==> flow/design.v <==
module pit_counter(
    input             clk,
    input             rst_n,
    input             clock,
    input             gate,
    output reg        out,
    input       [7:0] data_in,
    input             set_control_mode,
    input             latch_count,
    input             latch_status,
    input             write,
    input             read,
    output      [7:0] data_out
);
reg [2:0] mode;
always @(posedge clk) begin
    if(rst_n == 1'b0)         mode <= 3'd2;
    else if(set_control_mode) mode <= data_in[3:1];
end
reg bcd;
always @(posedge clk) begin
    if(rst_n == 1'b0)         bcd <= 1'd0;
    else if(set_control_mode) bcd <= data_in[0];
end
reg [1:0] rw_mode;
always @(posedge clk) begin
    if(rst_n == 1'b0)         rw_mode <= 2'd1;
    else if(set_control_mode) rw_mode <= data_in[5:4];
end
reg [7:0] counter_l;
always @(posedge clk) begin
    if(rst_n == 1'b0)                               counter_l <= 8'd0;
    else if(set_control_mode)                       counter_l <= 8'd0;
    else if(write && rw_mode == 2'd3 && ~msb_write) counter_l <= data_in;
    else if(write && rw_mode == 2'd1)               counter_l <= data_in;
end
reg [7:0] counter_m;
always @(posedge clk) begin
    if(rst_n == 1'b0)                               counter_m <= 8'd0;
    else if(set_control_mode)                       counter_m <= 8'd0;
    else if(write && rw_mode == 2'd3 && msb_write)  counter_m <= data_in;
    else if(write && rw_mode == 2'd2)               counter_m <= data_in;
end
reg [7:0] output_l;
always @(posedge clk) begin
    if(rst_n == 1'b0)                       output_l <= 8'd0;
    else if(latch_count && ~output_latched) output_l <= counter[7:0];
    else if(~output_latched)                output_l <= counter[7:0];
end
reg [7:0] output_m;
always @(posedge clk) begin
    if(rst_n == 1'b0)                       output_m <= 8'd0;
    else if(latch_count && ~output_latched) output_m <= counter[15:8];
    else if(~output_latched)                output_m <= counter[15:8];
end
reg output_latched;
always @(posedge clk) begin
    if(rst_n == 1'b0)                               output_latched <= 1'b0;
    else if(set_control_mode)                       output_latched <= 1'b0;
    else if(latch_count)                            output_latched <= 1'b1;
    else if(read && (rw_mode != 2'd3 || msb_read))  output_latched <= 1'b0;
end
reg null_counter;
always @(posedge clk) begin
    if(rst_n == 1'b0)                                null_counter <= 1'b0;
    else if(set_control_mode)                        null_counter <= 1'b1;
    else if(write && (rw_mode != 2'd3 || msb_write)) null_counter <= 1'b1;
    else if(load)                                    null_counter <= 1'b0;
end
reg msb_write;
always @(posedge clk) begin
    if(rst_n == 1'b0)                       msb_write <= 1'b0;
    else if(set_control_mode)               msb_write <= 1'b0;
    else if(write_pulse && rw_mode == 2'd3) msb_write <= ~msb_write;
end
reg msb_read;
always @(posedge clk) begin
    if(rst_n == 1'b0)                      msb_read <= 1'b0;
    else if(set_control_mode)              msb_read <= 1'b0;
    else if(read_pulse && rw_mode == 2'd3) msb_read <= ~msb_read;
end
reg [7:0] status;
always @(posedge clk) begin
    if(rst_n == 1'b0)                        status <= 8'd0;
    else if(latch_status && ~status_latched) status <= { out, null_counter, rw_mode, mode, bcd };
end
reg status_latched;
always @(posedge clk) begin
    if(rst_n == 1'b0)           status_latched <= 1'b0;
    else if(set_control_mode)   status_latched <= 1'b0;
    else if(latch_status)       status_latched <= 1'b1;
    else if(read)               status_latched <= 1'b0;
end
assign data_out =
    (status_latched)               ? status   :
    (rw_mode == 2'd3 && ~msb_read) ? output_l :
    (rw_mode == 2'd3 &&  msb_read) ? output_m :
    (rw_mode == 2'd1)              ? output_l :
                                     output_m;
reg two_byte_write;
always @(posedge clk) begin
    if(rst_n == 1'b0)                 two_byte_write <= 1'b0;
    else if(write && rw_mode == 2'd3) two_byte_write <= 1'b1;
    else if(set_control_mode || load) two_byte_write <= 1'b0;
end
reg set_control_mode_last;
always @(posedge clk) set_control_mode_last <= set_control_mode;
reg set_control_mode_pulse;
always @(posedge clk) set_control_mode_pulse <= set_control_mode_last & ~set_control_mode;
reg write_last;
always @(posedge clk) write_last <= write;
reg write_pulse;
always @(posedge clk) write_pulse <= write_last & ~write;
reg read_last;
always @(posedge clk) read_last <= read;
reg read_pulse;
always @(posedge clk) read_pulse <= read_last & ~read;
reg clock_last;
always @(posedge clk) clock_last <= clock;
reg clock_pulse;
always @(posedge clk) clock_pulse <= clock_last & ~clock;
reg gate_last;
always @(posedge clk) gate_last <= gate;
reg gate_sampled;
always @(posedge clk) begin
    if(rst_n == 1'b0)             gate_sampled <= 1'b0;
    else if(~clock_last && clock) gate_sampled <= gate;
end
reg trigger;
always @(posedge clk) begin
    if(rst_n == 1'b0)             trigger <= 1'b0;
    else if(~gate_last && gate)   trigger <= 1'b1;
    else if(~clock_last && clock) trigger <= 1'b0;
end
reg trigger_sampled;
always @(posedge clk) begin
    if(rst_n == 1'b0)            trigger_sampled <= 1'b0;
    else if(~clock_last & clock) trigger_sampled <= trigger;
end
always @(posedge clk) begin
    if(rst_n == 1'b0)                                                 out <= 1'b1;
    else if(set_control_mode_pulse && mode      == 3'd0)              out <= 1'b0;
    else if(set_control_mode_pulse && mode      == 3'd1)              out <= 1'b1;
    else if(set_control_mode_pulse && mode[1:0] == 2'd2)              out <= 1'b1;
    else if(set_control_mode_pulse && mode[1:0] == 2'd3)              out <= 1'b1;
    else if(set_control_mode_pulse && mode      == 3'd4)              out <= 1'b1;
    else if(set_control_mode_pulse && mode      == 3'd5)              out <= 1'b1;
    else if(mode      == 3'd0 && (load || two_byte_write))            out <= 1'b0;
    else if(mode      == 3'd0 && counter == 16'd1 && enable)          out <= 1'b1;
    else if(mode      == 3'd1 && load)                                out <= 1'b0;
    else if(mode      == 3'd1 && counter == 16'd1 && enable)          out <= 1'b1;
    else if(mode[1:0] == 2'd2 && ~gate)                               out <= 1'b1;
    else if(mode[1:0] == 2'd2 && load)                                out <= 1'b1;
    else if(mode[1:0] == 2'd2 && counter == 16'd2 && enable)          out <= 1'b0;
    else if(mode[1:0] == 2'd3 && ~gate)                               out <= 1'b1;
    else if(mode[1:0] == 2'd3 && load && loaded && ~trigger_sampled)  out <= ~out;
    else if(mode      == 3'd4 && counter == 16'd1 && enable)          out <= 1'b0;
    else if(mode      == 3'd4 && counter == 16'd0 && enable)          out <= 1'b1;
    else if(mode      == 3'd5 && counter == 16'd1 && enable)          out <= 1'b0;
    else if(mode      == 3'd5 && counter == 16'd0 && enable)          out <= 1'b1;
end
reg written;
always @(posedge clk) begin
    if(rst_n == 1'b0)                                    written <= 1'b0;
    else if(set_control_mode)                            written <= 1'b0;
    else if(write_pulse && rw_mode != 2'd3)              written <= 1'b1;
    else if(write_pulse && rw_mode == 2'd3 && msb_write) written <= 1'b1;
    else if(load)                                        written <= 1'b0;
end
reg control_set;
always @(posedge clk) begin
    if(rst_n == 1'b0)         control_set <= 1'b0;
    else if(set_control_mode) control_set <= 1'b1;
    else if(load)             control_set <= 1'b0;
end
reg loaded;
always @(posedge clk) begin
    if(rst_n == 1'b0)         loaded <= 1'b0;
    else if(set_control_mode) loaded <= 1'b0;
    else if(load)             loaded <= 1'b1;
end
wire load = 
    (mode      == 3'd0 &&   written) ||                  
    clock_pulse && (
    (mode      == 3'd1 &&   trigger_sampled) ||
    (mode[1:0] == 2'd2 && ((written && control_set) || trigger_sampled || (loaded && gate_sampled && counter == 16'd1))) ||
    (mode[1:0] == 2'd3 && ((written && control_set) || trigger_sampled || (loaded && gate_sampled && counter == ((counter_l[0] & out) ? 16'd0 : 16'd2)))) ||
    (mode      == 3'd4 &&   written) ||
    (mode      == 3'd5 && ((written && control_set) || loaded) && trigger_sampled)
);
wire enable = ~load && loaded && clock_pulse && (
    (mode      == 3'd0 && gate_sampled && ~two_byte_write) ||
    (mode      == 3'd1) ||
    (mode[1:0] == 2'd2 && gate_sampled) ||
    (mode[1:0] == 2'd3 && gate_sampled) ||
    (mode      == 3'd4 && gate_sampled) ||
    (mode      == 3'd5)
);
wire [15:0] counter_minus_1 =
    (bcd && !counter[15:0]) ? 16'h9999 :
    (bcd && !counter[11:0]) ? { counter[15:12] - 1'd1, 12'h999 } :
    (bcd && !counter[7:0])  ? { counter[15:8]  - 1'd1,   8'h99 } :
    (bcd && !counter[3:0])  ? { counter[15:4]  - 1'd1,    4'h9 } :
                                counter - 1'd1;
reg [15:0] counter;
always @(posedge clk) begin
    if(rst_n == 1'b0) counter <= 16'd0;
    else if(load)     counter <= {counter_m, counter_l[7:1], counter_l[0] & (mode[1:0] != 2'd3)};
    else if(enable)   counter <= counter_minus_1 - (mode[1:0] == 2'd3);
end
endmodule
module pit(
	input               clk,
	input               rst_n,
	output              irq,
	input       [2:0]   io_address,
	input               io_read,
	output reg  [7:0]   io_readdata,
	input               io_write,
	input       [7:0]   io_writedata,
	output              speaker_out,
	input      [27:0]   clock_rate
);
reg [27:0] clk_rate;
always @(posedge clk) clk_rate <= clock_rate;
reg ce_system_counter;
reg [27:0] sum;
always @(posedge clk) begin : system_counter
	reg [27:0] sum_next;
	sum_next = sum + 28'd2386362;  
	ce_system_counter <= 1'b0;
	if(rst_n == 1'b0) sum <= 28'd0;
	else if(sum_next >= clk_rate) begin
		sum <= sum_next - clk_rate;
		ce_system_counter <= 1'b1;
	end
	else sum <= sum_next;
end
reg system_clock;
always @(posedge clk) begin
    if(rst_n == 1'b0)           system_clock <= 1'b0;
    else if(ce_system_counter)  system_clock <= ~system_clock;
end
always @(posedge clk) if(io_read) io_readdata <=
    (io_read && io_address == 0) ? counter_0_readdata :
    (io_read && io_address == 1) ? counter_1_readdata :
    (io_read && io_address == 2) ? counter_2_readdata :
    (io_read && io_address[2])   ? { 2'b0, spk_out, counter_1_toggle, 2'b0, speaker_enable, speaker_gate } :
                                     8'd0;  
reg [5:0] counter_1_cnt;
always @(posedge clk) begin
    if(rst_n == 1'b0)                                       counter_1_cnt <= 6'd0;
    else if(ce_system_counter && counter_1_cnt == 6'd35)    counter_1_cnt <= 6'd0;
    else if(ce_system_counter)                              counter_1_cnt <= counter_1_cnt + 6'd1;
end
reg counter_1_toggle;
always @(posedge clk) begin
    if(rst_n == 1'b0)                                       counter_1_toggle <= 1'b0;
    else if(ce_system_counter && counter_1_cnt == 6'd35)    counter_1_toggle <= ~(counter_1_toggle);
end
reg speaker_gate;
always @(posedge clk) begin
    if(rst_n == 1'b0)                  speaker_gate <= 1'b0;
    else if(io_write && io_address[2]) speaker_gate <= io_writedata[0];
end
reg speaker_enable;
always @(posedge clk) begin
    if(rst_n == 1'b0)                  speaker_enable <= 1'b0;
    else if(io_write && io_address[2]) speaker_enable <= io_writedata[1];
end
assign speaker_out = spk_out & speaker_enable;
wire [7:0] counter_0_readdata;
wire [7:0] counter_1_readdata;
wire [7:0] counter_2_readdata;
pit_counter pit_counter_0(
    .clk                (clk),
    .rst_n              (rst_n),
    .clock              (system_clock),      
    .gate               (1'b1),              
    .out                (irq),               
    .data_in            (io_writedata),                                                                                                                                       
    .set_control_mode   (io_write && io_address == 3 && io_writedata[7:6] == 2'b00 && io_writedata[5:4] != 2'b00),                                                            
    .latch_count        (io_write && io_address == 3 && ((io_writedata[7:6] == 2'b00 && io_writedata[5:4] == 2'b00) || (io_writedata[7:5] == 3'b110 && io_writedata[1]))),    
    .latch_status       (io_write && io_address == 3 && io_writedata[7:6] == 2'b11 && io_writedata[4] == 1'b0 && io_writedata[1]),                                            
    .write              (io_write && io_address == 0),                                                                                                                        
    .read               (io_read  && io_address == 0),                                                                                                                        
    .data_out           (counter_0_readdata)     
);
pit_counter pit_counter_1(
    .clk                (clk),
    .rst_n              (rst_n),
    .clock              (system_clock),      
    .gate               (1'b1),              
    /*verilator lint_off PINNOCONNECT*/
    .out                (),                  
    /*verilator lint_on PINNOCONNECT*/
    .data_in            (io_writedata),                                                                                                                                       
    .set_control_mode   (io_write && io_address == 3 && io_writedata[7:6] == 2'b01 && io_writedata[5:4] != 2'b00),                                                            
    .latch_count        (io_write && io_address == 3 && ((io_writedata[7:6] == 2'b01 && io_writedata[5:4] == 2'b00) || (io_writedata[7:5] == 3'b110 && io_writedata[2]))),    
    .latch_status       (io_write && io_address == 3 && io_writedata[7:6] == 2'b11 && io_writedata[4] == 1'b0 && io_writedata[2]),                                            
    .write              (io_write && io_address == 1),                                                                                                                        
    .read               (io_read  && io_address == 1),                                                                                                                        
    .data_out           (counter_1_readdata)     
);
wire spk_out;
pit_counter pit_counter_2(
    .clk                (clk),
    .rst_n              (rst_n),
    .clock              (system_clock),      
    .gate               (speaker_gate),      
    .out                (spk_out),           
    .data_in            (io_writedata),                                                                                                                                       
    .set_control_mode   (io_write && io_address == 3 && io_writedata[7:6] == 2'b10 && io_writedata[5:4] != 2'b00),                                                            
    .latch_count        (io_write && io_address == 3 && ((io_writedata[7:6] == 2'b10 && io_writedata[5:4] == 2'b00) || (io_writedata[7:5] == 3'b110 && io_writedata[3]))),    
    .latch_status       (io_write && io_address == 3 && io_writedata[7:6] == 2'b11 && io_writedata[4] == 1'b0 && io_writedata[3]),                                            
    .write              (io_write && io_address == 2),                                                                                                                        
    .read               (io_read  && io_address == 2),                                                                                                                        
    .data_out           (counter_2_readdata)     
);
endmodule
Tool chain data of pit
What the tools print for pit, step after step.
Line numbers count from 1 in the design file above.
{"block": "inputs", "top_module": "pit", "clock": "clk", "library": "sky130hd", "pvt_corner": "tt_025C_1v80"}

Word-level counts
Counts by Yosys on the flattened word-level netlist (proc, flatten, opt, wreduce; memories kept). Register bits leave out memories and registers merged into their read ports (data or address). Print and check cells are left out.
{"block": "classes", "n_eq": 53, "mux": 154, "reduce_and_logical": 340, "bitwise": 57, "mul": 0, "shifts": 0, "div_mod_pow": 0, "n_cmp": 1, "addsub": 18}
{"block": "op_table", "cell": "two-way mux 8 bit", "n": 39}
{"block": "op_table", "cell": "two-way mux 16 bit", "n": 18}
{"block": "op_table", "cell": "logical AND 1 bit", "n": 229}
{"block": "op_table", "cell": "two-way mux 1 bit", "n": 92}
{"block": "op_table", "cell": "logical OR 1 bit", "n": 57}
{"block": "op_table", "cell": "subtractor 16 x 1 -> 16 bit", "n": 3}
{"block": "op_table", "cell": "subtractor 16 x 1 -> 16 bit (second input constant)", "n": 3}
{"block": "op_table", "cell": "equality test 16 x 1 -> 1 bit (second input constant)", "n": 3}
{"block": "op_table", "cell": "equality test 16 bit", "n": 3}
{"block": "op_table", "cell": "equality test 16 x 2 -> 1 bit (second input constant)", "n": 3}
{"block": "op_table", "cell": "zero test 16 bit", "n": 3}
{"block": "op_table", "cell": "nonzero test 2 bit", "n": 23}
{"block": "op_table", "cell": "inverter 1 bit", "n": 39}
{"block": "op_table", "cell": "subtractor 12 x 1 -> 12 bit (second input constant)", "n": 3}
{"block": "op_table", "cell": "zero test 12 bit", "n": 3}
{"block": "op_table", "cell": "nonzero test 17 bit", "n": 2}
{"block": "op_table", "cell": "equality test 2 bit (second input constant)", "n": 17}
{"block": "op_table", "cell": "adder 28 x 22 -> 28 bit (second input constant)", "n": 1}
{"block": "op_table", "cell": "subtractor 28 bit", "n": 1}
{"block": "op_table", "cell": ">= comparator 28 bit", "n": 1}
{"block": "op_table", "cell": "two-way mux 28 bit", "n": 1}
{"block": "op_table", "cell": "subtractor 8 x 1 -> 8 bit (second input constant)", "n": 3}
{"block": "op_table", "cell": "zero test 8 bit", "n": 3}
{"block": "op_table", "cell": "equality test 3 bit (second input constant)", "n": 7}
{"block": "op_table", "cell": "nonzero test 19 bit", "n": 1}
{"block": "op_table", "cell": "bitwise AND 1 bit", "n": 18}
{"block": "op_table", "cell": "!= test 2 bit (second input constant)", "n": 9}
{"block": "op_table", "cell": "nonzero test 3 bit", "n": 6}
Other operator kinds: 12; their cells: 32.
{"block": "word_totals", "out_inout_bits": 10, "latch_bits": 0, "input_bits": 43, "regBits": 318, "ram_bits": 0, "word_cells": 716, "rom_bits": 0, "clocked_rd_ports_x_width": 0, "n_memories": 0}

Logic depth
Yosys ltp: most cells in a row. Word level: on the elaborated netlist, between registers, memories and ports. Mapped: between sequential cells and ports; inverters and the memories' decode and read muxes count.
{"block": "depth", "depth_word": 35, "abc_area": 0, "depth_mapped": 18, "ltp_nobuf": 16}

After synthesis
Source: synth_stat.txt of the flow (Yosys; design flattened, memories mapped). It holds for the ABC_AREA given above (unset counts as 0); a run with the other value may have another netlist.
{"block": "by_type", "type": "sky130_fd_sc_hd__dfxtp_1", "n": 308, "area_total_um2": 6.17E+03}
{"block": "by_type", "type": "sky130_fd_sc_hd__mux2i_1", "n": 144, "area_total_um2": 1.44E+03}
{"block": "by_type", "type": "sky130_fd_sc_hd__nor2_1", "n": 261, "area_total_um2": 979.69}
{"block": "by_type", "type": "sky130_fd_sc_hd__nand2_1", "n": 224, "area_total_um2": 840.806}
{"block": "by_type", "type": "sky130_fd_sc_hd__a21oi_1", "n": 157, "area_total_um2": 785.754}
{"block": "by_type", "type": "sky130_fd_sc_hd__ha_1", "n": 58, "area_total_um2": 725.696}
{"block": "by_type", "type": "sky130_fd_sc_hd__o21ai_0", "n": 125, "area_total_um2": 625.6}
{"block": "by_type", "type": "sky130_fd_sc_hd__xnor2_1", "n": 52, "area_total_um2": 455.437}
{"block": "by_type", "type": "sky130_fd_sc_hd__clkbuf_1", "n": 108, "area_total_um2": 405.389}
{"block": "by_type", "type": "sky130_fd_sc_hd__nand3_1", "n": 71, "area_total_um2": 355.341}
{"block": "by_type", "type": "sky130_fd_sc_hd__xor2_1", "n": 39, "area_total_um2": 341.578}
{"block": "by_type", "type": "sky130_fd_sc_hd__inv_1", "n": 83, "area_total_um2": 311.549}
{"block": "by_type", "type": "sky130_fd_sc_hd__nor3_1", "n": 51, "area_total_um2": 255.245}
{"block": "by_type", "type": "sky130_fd_sc_hd__edfxtp_1", "n": 8, "area_total_um2": 240.23}
{"block": "by_type", "type": "sky130_fd_sc_hd__nor2b_1", "n": 32, "area_total_um2": 200.192}
{"block": "by_type", "type": "sky130_fd_sc_hd__o211ai_1", "n": 23, "area_total_um2": 172.666}
{"block": "by_type", "type": "sky130_fd_sc_hd__nand2b_1", "n": 26, "area_total_um2": 162.656}
{"block": "by_type", "type": "sky130_fd_sc_hd__nand4_1", "n": 26, "area_total_um2": 162.656}
Other cell types: 67; their cells: 366.
{"block": "synth_totals", "ff_cells": 316, "yosys_area_mm2": 0.0174417, "stdcells": 2162}
By module: a second synthesis without flattening, with its own total; a netlist apart from the flattened one above.
{"block": "hier_totals", "cells_unflattened": 2291, "area_unflattened_mm2": 0.0192147}
Rows give one instance, submodules left out.
{"block": "modules", "mod": "pit_counter", "cells": 579, "mod_seq_area_mm2": 0.0016816, "area_mm2": 0.0048634, "n_inst": 3}
{"block": "modules", "mod": "pit", "cells": 554, "mod_seq_area_mm2": 0.0015815, "area_mm2": 0.0046244, "n_inst": 1}

Path before layout
OpenSTA on the mapped netlist: ideal clock, no wires. The path of least setup slack (recovery checks aside). Input and output delay are each 20% of the period. Register names are those of the netlist, which keeps one name where synthesis merged equal registers.
{"block": "synth_timing", "kind": "flip-flop to flip-flop", "startpoint": "register sum[1]", "endpoint": "register sum[26]", "delay_ns": 3.880, "setup_slack_ns": 6.120, "clock_period_ns": 10.0, "setup_ns": 0.116, "stages": 17, "arrival_ns": 3.764, "period_less_setup_slack_ns": 3.88}
"delay_ns" is the arrival time less input delay plus setup time.
"stages" counts driving pins, that of a launching flip-flop among them; a cell with two outputs on the path counts twice.
"period_less_setup_slack_ns" = period - worst setup slack (recovery checks aside). The figure is calculated, with input and output delays left at 20% of the set period.
Between the ends stands the longest chain of elaborated cells between them, by number of cells; it is not shown to be the way that was timed. Of several equally long chains one is given.
A line is the first line of the expression or statement that the cell stems from. Yosys adds cells for indexed reads and writes and turns some case tables into memories.
A register here has more assigning lines than the two given.
{"block": "synth_via", "cell_sequence": "sky130_fd_sc_hd__dfxtp_1 sky130_fd_sc_hd__ha_1 sky130_fd_sc_hd__o41ai_1 sky130_fd_sc_hd__a21oi_1 sky130_fd_sc_hd__o221a_2 sky130_fd_sc_hd__or2_1 sky130_fd_sc_hd__nand4_1 sky130_fd_sc_hd__xnor2_1 sky130_fd_sc_hd__ha_1 sky130_fd_sc_hd__a21o_1 sky130_fd_sc_hd__a21o_1 sky130_fd_sc_hd__a21oi_1 sky130_fd_sc_hd__o21ai_0 sky130_fd_sc_hd__a21oi_1 sky130_fd_sc_hd__inv_1 sky130_fd_sc_hd__clkbuf_1 sky130_fd_sc_hd__o211a_1", "elab_chain_len": 3}
{"block": "synth_lines", "element": "start: declaration", "line_no": 227, "source": "reg [27:0] sum;"}
{"block": "synth_lines", "element": "start: assignment", "line_no": 234, "source": "sum <= sum_next - clk_rate;"}
{"block": "synth_lines", "element": "start: assignment", "line_no": 237, "source": "else sum <= sum_next;"}
{"block": "synth_lines", "element": "adder 28 x 22 -> 28 bit", "line_no": 230, "source": "sum_next = sum + 28'd2386362;"}
{"block": "synth_lines", "element": "subtractor 28 bit", "line_no": 234}
{"block": "synth_lines", "element": "two-way mux 28 bit", "line_no": 233, "source": "else if(sum_next >= clk_rate) begin"}
{"block": "synth_lines", "element": "end: assignment", "line_no": 234}
{"block": "synth_lines", "element": "end: assignment", "line_no": 237}
{"block": "synth_lines", "element": "end: declaration", "line_no": 227}

Worst path after layout
From the final timing report of record 1: the path of least setup slack in the routed layout; clock arrival at registers is part of the times.
{"block": "layout_timing", "kind": "flip-flop to flip-flop", "startpoint": "register sum[1]", "endpoint": "register sum[24]", "arrival_ns": 5.20, "setup_slack_ns": 0.70, "clock_period_ns": 5.47, "stages": 17, "setup_ns": 0.11}
Between the ends stands the longest chain of elaborated cells between them, by number of cells; it is not shown to be the way that was timed. Of several equally long chains one is given.
A register here has more assigning lines than the two given.
{"block": "layout_via", "cell_sequence": "sky130_fd_sc_hd__dfxtp_1 sky130_fd_sc_hd__a2111oi_1 sky130_fd_sc_hd__o21ai_0 sky130_fd_sc_hd__a31o_2 sky130_fd_sc_hd__a21o_1 sky130_fd_sc_hd__a21oi_1 sky130_fd_sc_hd__nor2_1 sky130_fd_sc_hd__xor2_1 sky130_fd_sc_hd__ha_1 sky130_fd_sc_hd__nand2_1 sky130_fd_sc_hd__nor4_1 sky130_fd_sc_hd__a21oi_1 sky130_fd_sc_hd__nand3b_1 sky130_fd_sc_hd__a21oi_2 sky130_fd_sc_hd__inv_1 sky130_fd_sc_hd__nor2_1 sky130_fd_sc_hd__a22o_1", "elab_chain_len": 3}
{"block": "layout_lines", "element": "start: declaration", "line_no": 227, "source": "reg [27:0] sum;"}
{"block": "layout_lines", "element": "start: assignment", "line_no": 234, "source": "sum <= sum_next - clk_rate;"}
{"block": "layout_lines", "element": "start: assignment", "line_no": 237, "source": "else sum <= sum_next;"}
{"block": "layout_lines", "element": "adder 28 x 22 -> 28 bit", "line_no": 230, "source": "sum_next = sum + 28'd2386362;"}
{"block": "layout_lines", "element": "subtractor 28 bit", "line_no": 234}
{"block": "layout_lines", "element": "two-way mux 28 bit", "line_no": 233, "source": "else if(sum_next >= clk_rate) begin"}
{"block": "layout_lines", "element": "end: assignment", "line_no": 234}
{"block": "layout_lines", "element": "end: assignment", "line_no": 237}
{"block": "layout_lines", "element": "end: declaration", "line_no": 227}

--- measured runs ---
Below are 5 stored runs of the flow (Yosys, OpenROAD; platform sky130hd) on pit, each with its settings and what was measured, unordered. Constraints: input delay and output delay 20% of the set period each, output load 0.01 pF.
"period_reached_ns" is the run's clock period less its worst setup slack. It is reckoned from that one timing run; input and output delays stay at 20% of the period that was set.
"worst_path_time_ns" is the time allowed to the run's worst setup path (the clock period less input and output delay, where it has them) less its slack. Clock arrival times count: a late capture clock shortens it, a late launch clock lengthens it.
"power_uw": no workload was simulated; the value follows from the tool's default switching activity.

{"run": "record 1", "settings": { "CORE_UTILIZATION": 41, "period_ns": 5.47, "CAP_MARGIN": 20, "CORE_MARGIN": 2, "SLEW_MARGIN": 20 }, "results": { "layout_stdcell_area_mm2": 0.0196126, "fin_ws_ns": 0.699, "period_reached_ns": 4.771, "power_uw": 7000, "dieArea_mm2": 0.0442072, "worst_path_time_ns": 4.77, "worst_setup_path_type": "flip-flop to flip-flop", "total_negative_slack_ns": 0.000, "synth_area_mm2": 0.0174417 }}
{"run": "record 2", "settings": { "ABC_AREA": 1, "CELL_PAD_IN_SITES_DETAIL_PLACEMENT": 1, "CORE_MARGIN": 4, "CORE_UTILIZATION": 20, "CTS_CLUSTER_SIZE": 45, "MAX_ROUTING_LAYER": "met5", "PLACE_DENSITY_LB_ADDON": 0.06, "SLEW_MARGIN": 40, "period_ns": 4.22, "CAP_MARGIN": 20 }, "results": { "layout_stdcell_area_mm2": 0.0211253, "fin_ws_ns": 0.310, "dieArea_mm2": 0.0923765, "period_reached_ns": 3.910, "power_uw": 10333, "synth_area_mm2": 0.0175155, "total_negative_slack_ns": 0.000, "worst_path_time_ns": 3.91, "worst_setup_path_type": "flip-flop to flip-flop" }}
{"run": "record 3", "settings": { "CELL_PAD_IN_SITES_DETAIL_PLACEMENT": 0, "CORE_UTILIZATION": 40, "GPL_ROUTABILITY_DRIVEN": 0, "SETUP_SLACK_MARGIN": 0.14, "period_ns": 3.56, "CAP_MARGIN": 20, "CORE_MARGIN": 2, "SLEW_MARGIN": 20 }, "results": { "worst_path_time_ns": 3.61, "worst_setup_path_type": "flip-flop to flip-flop", "total_negative_slack_ns": -0.226, "synth_area_mm2": 0.0174417, "period_reached_ns": 3.611, "layout_stdcell_area_mm2": 0.0211666, "fin_ws_ns": -0.051, "power_uw": 11777, "dieArea_mm2": 0.0452902 }}
{"run": "record 4", "settings": { "CELL_PAD_IN_SITES_DETAIL_PLACEMENT": 2, "CORE_ASPECT_RATIO": 0.91, "CORE_UTILIZATION": 62, "CTS_CLUSTER_SIZE": 14, "PLACE_DENSITY_LB_ADDON": 0.23, "SETUP_SLACK_MARGIN": 0.04, "SLEW_MARGIN": 30, "period_ns": 7.46, "CAP_MARGIN": 20, "CORE_MARGIN": 2 }, "outcome": "no final report: placement broke off with DPL-0033"}
{"run": "record 5", "settings": { "CORE_ASPECT_RATIO": 0.58, "CORE_MARGIN": 5, "CORE_UTILIZATION": 36, "GPL_ROUTABILITY_DRIVEN": 0, "MIN_ROUTING_LAYER": "met1", "PLACE_DENSITY_LB_ADDON": 0.29, "SETUP_SLACK_MARGIN": 2.04, "period_ns": 6.96, "CAP_MARGIN": 20, "SLEW_MARGIN": 20 }, "results": { "total_negative_slack_ns": 0.000, "layout_stdcell_area_mm2": 0.0194424, "dieArea_mm2": 0.0531149, "synth_area_mm2": 0.0174417, "fin_ws_ns": 2.386, "worst_path_time_ns": 4.57, "worst_setup_path_type": "flip-flop to flip-flop", "period_reached_ns": 4.574, "power_uw": 5207 }}
--- end ---
